==> flow/design.v <==
module cordic(clk, angle, sine, cosine);
  input clk;
  input signed [31:0] angle;  
  output signed [15:0] sine;  
  output signed [15:0] cosine;
  reg signed [15:0] x [0:12];
  reg signed [15:0] y [0:12];
  reg signed [31:0] z [0:12];
  parameter scaling_factor = 19896;  
  wire [1:0] sector;
  assign sector = angle[31:30];
  assign sine = y[12];
  assign cosine = x[12];
  wire signed [31:0] theta [0:12];
  assign theta [ 0] = 'h20000000;   
  assign theta [ 1] = 'h12E4051D;   
  assign theta [ 2] = 'h9FB385B;    
  assign theta [ 3] = 'h51111D4;    
  assign theta [ 4] = 'h28B0D43;    
  assign theta [ 5] = 'h145D7E1;    
  assign theta [ 6] = 'hA2F61E;     
  assign theta [ 7] = 'h517C55;     
  assign theta [ 8] = 'h28BE53;     
  assign theta [ 9] = 'h145F2E;     
  assign theta [10] = 'hA2F98;      
  assign theta [11] = 'h517CC;      
  assign theta [12] = 'h28BE6;      
  always @(posedge clk)
  begin 
    if (sector == 2'b00) begin
	  x[0] <= scaling_factor;
      y[0] <= 0;
      z[0] <= angle;      
    end
    else if  (sector == 2'b11) begin
	  x[0] <= scaling_factor;
      y[0] <= 0;
      z[0] <= angle;      
    end      
    else if (sector == 2'b01) begin
      x[0] <= -0;
      y[0] <= scaling_factor;
      z[0] <= {2'b00,angle[29:0]};      
    end
    else if (sector == 2'b10) begin
      x[0] <= 0;
      y[0] <= -scaling_factor;
      z[0] <= {2'b11,angle[29:0]};
    end
  end
  genvar i;
  generate
    for (i=0; i<13; i=i+1)
      begin
        wire sgn; 
	assign sgn = z[i][31];  
	wire signed [15:0] xnew, ynew;
        assign xnew = x[i] >>> i;  
        assign ynew = y[i] >>> i;
        always @(posedge clk)
          begin
            if (sgn==1)
              begin
                x[i+1] <= x[i]+ynew;
                y[i+1] <= y[i]-xnew;
                z[i+1] <= z[i]+theta[i];
              end
            else
              begin
                x[i+1] <= x[i]-ynew;
                y[i+1] <= y[i]+xnew;
                z[i+1] <= z[i]-theta[i];
              end
          end
      end
  endgenerate
endmodule
Step by step through the tools: cordic --
Tool output for the design above, in the order of the flow. Lines are those of the file above, counted from 1. Operators carry their Yosys type and port widths (W data, S select, Z words). Cell names lack the library's common part. The mark n/a stands for no value.
Inputs: design top cordic, clock clk, cell library sky130hd, library corner tt_025C_1v80

Elaborated design --
Yosys after proc, flatten, opt, wreduce and memory -nomap, before mapping. Print and check cells are not counted. Equal cells are merged and count once.
Storage and ports: flip-flop bits (word level) 785, output and inout bits 32, word-level cells 159
Operators by class: muxes and demuxes 43, reduce/logical cells 5, $add $sub $neg 69, eq/ne operators 3
Operator list (count):
- $mux W32 | 15
- $mux W16 | 24
- $mux W15 | 4
- $add A16 B10 Y16 | 2
- $sub A16 B10 Y16 | 2
- $add A16 B11 Y16 | 2
- $sub A16 B11 Y16 | 2
- $add A16 B12 Y16 | 2
- $sub A16 B12 Y16 | 2
- $add A16 B13 Y16 | 2
- $sub A16 B13 Y16 | 2
- $add A16 B14 Y16 | 2
- $sub A16 B14 Y16 | 2
- $add A16 B15 Y16 | 2
- $sub A16 B15 Y16 | 2
- $sub A16 B16 Y16 | 2
- $add A16 B5 Y16 | 2
- $sub A16 B5 Y16 | 2
- $add A16 B6 Y16 | 2
- $sub A16 B6 Y16 | 2
- $add A16 B7 Y16 | 2
- $sub A16 B7 Y16 | 2
- $add A16 B8 Y16 | 2
- $sub A16 B8 Y16 | 2
- $add A16 B9 Y16 | 2
- $sub A16 B9 Y16 | 2
- $add A32 B21 Y32 const B | 1
- $sub A32 B21 Y32 const B | 1
Not listed: further kinds 28, cells in them 29.

Depth --
Depth = most cells in a row (Yosys ltp): at word level without a register or memory, in the mapped netlist without a sequential cell, where the memories' decode and read muxes count.
Logic depth: depth after elaboration 5, ABC_AREA 0, mapped depth 16, mapped depth without buffers 16

Netlist --
Yosys stat after the flow's synthesis: flattened, memories mapped to cells. It holds for the ABC_AREA given above (unset counts as 0); a run with the other value may have another netlist.
Mapped netlist: chip area (Yosys) 46605.9 µm², sequential area 14493.9 µm², flip-flops 724, cells in the netlist 5156
Cells by type:
- dfxtp_1 | count 724, total area 1.45E+04 µm²
- ha_1 | count 697, total area 8.72E+03 µm²
- xnor2_1 | count 469, total area 4107.69 µm²
- a21oi_1 | count 561, total area 2.81E+03 µm²
- xor2_1 | count 245, total area 2.15E+03 µm²
- a21o_1 | count 238, total area 1.79E+03 µm²
- nor2_1 | count 338, total area 1.27E+03 µm²
- inv_1 | count 282, total area 1.06E+03 µm²
- o21ai_0 | count 200, total area 1000.96 µm²
- nand2_1 | count 246, total area 923.386 µm²
- o21bai_1 | count 94, total area 705.677 µm²
- fa_1 | count 35, total area 700.672 µm²
- nor3_1 | count 128, total area 640.614 µm²
- o21a_1 | count 64, total area 480.461 µm²
- nand3_1 | count 92, total area 460.442 µm²
- nor2b_1 | count 57, total area 356.592 µm²
- nand2b_1 | count 56, total area 350.336 µm²
- a31oi_1 | count 54, total area 337.824 µm²
Other cell types: 65; their cells: 576.

Path before layout --
Source: OpenSTA report_checks on the synthesized netlist (no wires, ideal clock, input and output delay 20% of the period each), path of least setup slack; recovery checks are left aside. Register names are those of the netlist, which keeps one name where synthesis merged equal registers.
Timing path post-synthesis: path type register -> register, from reg z[4][31], to reg z[5][30], delay of the path 3883 ps, setup slack -383 ps, clock period 3500 ps, required time 3428 ps, driving pins on the path 15, data arrival time 3811 ps, period reached after synthesis 3883 ps
"delay of the path" is the arrival time less input delay plus setup time. "driving pins on the path" counts driving pins, that of a launching flip-flop among them; a cell with two outputs on the path counts twice. "period reached after synthesis" is the clock period less the worst setup slack; recovery checks do not enter. This is arithmetic on one report: input and output delays are still those of the set period (20% each). The rows between start and end are the longest chain of elaborated cells between them; the timing report does not say that the signal goes this way. Where chains are equally long, one stands for them. A line is the first line of the expression or statement that the cell stems from. Yosys adds cells for indexed reads and writes and turns some case tables into memories.
Between the ends, post-synthesis: cell sequence dfxtp_1 clkbuf_1 clkbuf_1 inv_1 fa_1 nor2b_1 o31ai_1 a211oi_1 o211ai_1 a211oi_1 a21oi_1 o311ai_1 a31oi_1 o21bai_1 xor2_1, cells in the longest elaborated chain 1
Ends and longest elaborated chain, post-synthesis:
- start: declaration | RTL line 8 | reg signed [31:0] z [0:12];
- start: assignment | RTL line 66 | z[i+1] <= z[i]+theta[i];
- start: assignment | RTL line 72 | z[i+1] <= z[i]-theta[i];
- $mux W32 | RTL line 62 | if (sgn==1)
- end: assignment | RTL line 66
- end: assignment | RTL line 72
- end: declaration | RTL line 8

Worst path after layout --
From the final timing report of flow run 1: the path of least setup slack in the routed layout; clock arrival at registers is part of the times. The path's times are printed in steps of 10 ps; the period is the one set.
Timing path after layout: path type register -> register, from reg y[2][2], to reg x[3][14], setup slack 170 ps, data arrival time 3820 ps, clock period 3500 ps, required time 3990 ps, driving pins on the path 17
The rows between start and end are the longest chain of elaborated cells between them; the timing report does not say that the signal goes this way. Where chains are equally long, one stands for them.
Between the ends, after layout: cell sequence dfxtp_4 inv_4 ha_4 nor2_4 xor2_2 ha_2 fa_2 a21o_1 a21oi_2 o21bai_2 a21oi_2 nor2b_1 o21a_1 o21a_1 o21a_1 o41ai_2 xnor2_1, cells in the longest elaborated chain 2
Ends and longest elaborated chain, after layout:
- start: declaration | RTL line 7 | reg signed [15:0] y [0:12];
- start: assignment | RTL line 65 | y[i+1] <= y[i]-xnew;
- start: assignment | RTL line 71 | y[i+1] <= y[i]+xnew;
- $sub A16 B14 Y16 | RTL line 70 | x[i+1] <= x[i]-ynew;
- $mux W16 | RTL line 62 | if (sgn==1)
- end: assignment | RTL line 64 | x[i+1] <= x[i]+ynew;
- end: assignment | RTL line 70
- end: declaration | RTL line 6 | reg signed [15:0] x [0:12];

Lab notebook: cordic

Top module cordic; platform sky130hd; tools Yosys and OpenROAD; 6 stored runs in no particular order. Input and output delays are each 20% of the period that was set; the output load is 0.01 pF.
"achieved clock period" means the clock period less the worst setup slack. The figure is calculated, with input and output delays left at 20% of the set period.
"critical path time" is the time allowed to the run's worst setup path (the clock period less input and output delay, where it has them) less its slack. Clock arrival times count: a late capture clock shortens it, a late launch clock lengthens it.
"critical path time" is known to 10 ps.

* Flow run 1 | settings: ABC_AREA 0; CAP_MARGIN 25; CORE_ASPECT_RATIO 0.5; CORE_MARGIN 7; CORE_UTILIZATION 71; CTS_CLUSTER_SIZE 57; HOLD_SLACK_MARGIN 0.25; PLACE_DENSITY_LB_ADDON 0.14; SETUP_SLACK_MARGIN 0.27; SLEW_MARGIN 10; period_ns 3.5 | results: synthesized cell area 46,605.9 µm²; utilization after layout 0.816; standard-cell area after routing 52,937.0 µm²; achieved clock period 3,331 ps; area of the die 73,446.4 µm²; lowest setup slack 169 ps; final setup TNS 0 ps; worst hold slack in the final report 327 ps; critical path time 3,330 ps; worst setup path type register -> register
* Flow run 2 | settings: ABC_AREA 0; CAP_MARGIN 20; CELL_PAD_IN_SITES_DETAIL_PLACEMENT 2; CORE_ASPECT_RATIO 1.31; CORE_MARGIN 10; CORE_UTILIZATION 26; CTS_CLUSTER_DIAMETER 188; GPL_ROUTABILITY_DRIVEN 1; PLACE_DENSITY_LB_ADDON 0.08; period_ns 5.11; SLEW_MARGIN 20 | results: area of the die 196,743.0 µm²; standard-cell area after routing 53,264.8 µm²; worst hold slack in the final report 324 ps; final setup TNS 0 ps; synthesized cell area 46,605.9 µm²; achieved clock period 4,046 ps; lowest setup slack 1,064 ps; critical path time 4,050 ps; worst setup path type register -> register; utilization after layout 0.3
* Flow run 3 | settings: CELL_PAD_IN_SITES_GLOBAL_PLACEMENT 2; CORE_MARGIN 8; CORE_UTILIZATION 48; CTS_CLUSTER_SIZE 55; GPL_ROUTABILITY_DRIVEN 0; GPL_TIMING_DRIVEN 0; MIN_ROUTING_LAYER met2; PLACE_DENSITY 0.83; SETUP_SLACK_MARGIN 1.77; SLEW_MARGIN 40; TNS_END_PERCENT 5; period_ns 6.06; CAP_MARGIN 20 | results: critical path time 4,150 ps; worst setup path type register -> register; area of the die 107,322.0 µm²; standard-cell area after routing 52,061.2 µm²; synthesized cell area 46,605.9 µm²; utilization after layout 0.54; worst hold slack in the final report 321 ps; final setup TNS 0 ps; achieved clock period 4,145 ps; lowest setup slack 1,915 ps
* Flow run 4 | settings: CORE_UTILIZATION 40; SETUP_SLACK_MARGIN -0.3; period_ns 3.41; CAP_MARGIN 20; CORE_MARGIN 2; SLEW_MARGIN 20 | results: achieved clock period 3,429 ps; area of the die 119,260.0 µm²; worst hold slack in the final report 324 ps; lowest setup slack -19 ps; critical path time 3,430 ps; worst setup path type register -> register; final setup TNS -19 ps; utilization after layout 0.458; synthesized cell area 46,605.9 µm²; standard-cell area after routing 53,047.1 µm²
* Flow run 5 | settings: ABC_AREA 1; CAP_MARGIN 35; CORE_UTILIZATION 71; CTS_CLUSTER_SIZE 57; HOLD_SLACK_MARGIN 0.25; PLACE_DENSITY_LB_ADDON 0.14; SETUP_SLACK_MARGIN 0.27; SLEW_MARGIN 10; period_ns 3.5; CORE_MARGIN 2 | results: final setup TNS 0 ps; standard-cell area after routing 64,043.9 µm²; utilization after layout 0.777; area of the die 85,740.6 µm²; critical path time 2,920 ps; worst setup path type register -> register; worst hold slack in the final report 325 ps; synthesized cell area 59,224.3 µm²; lowest setup slack 581 ps; achieved clock period 2,919 ps
* Flow run 6 | settings: ABC_AREA 0; CAP_MARGIN 30; CELL_PAD_IN_SITES_DETAIL_PLACEMENT 1; CELL_PAD_IN_SITES_GLOBAL_PLACEMENT 2; CORE_ASPECT_RATIO 1.58; CORE_MARGIN 10; CORE_UTILIZATION 37; CTS_CLUSTER_SIZE 55; GPL_ROUTABILITY_DRIVEN 0; GPL_TIMING_DRIVEN 1; MIN_ROUTING_LAYER met2; PLACE_DENSITY_LB_ADDON 0.22; SETUP_SLACK_MARGIN 1.77; SLEW_MARGIN 0; TNS_END_PERCENT 5; period_ns 6.06 | results: area of the die 140,930.0 µm²; critical path time 4,090 ps; worst setup path type register -> register; lowest setup slack 1,966 ps; standard-cell area after routing 52,008.6 µm²; worst hold slack in the final report 325 ps; synthesized cell area 46,605.9 µm²; achieved clock period 4,094 ps; final setup TNS 0 ps; utilization after layout 0.416
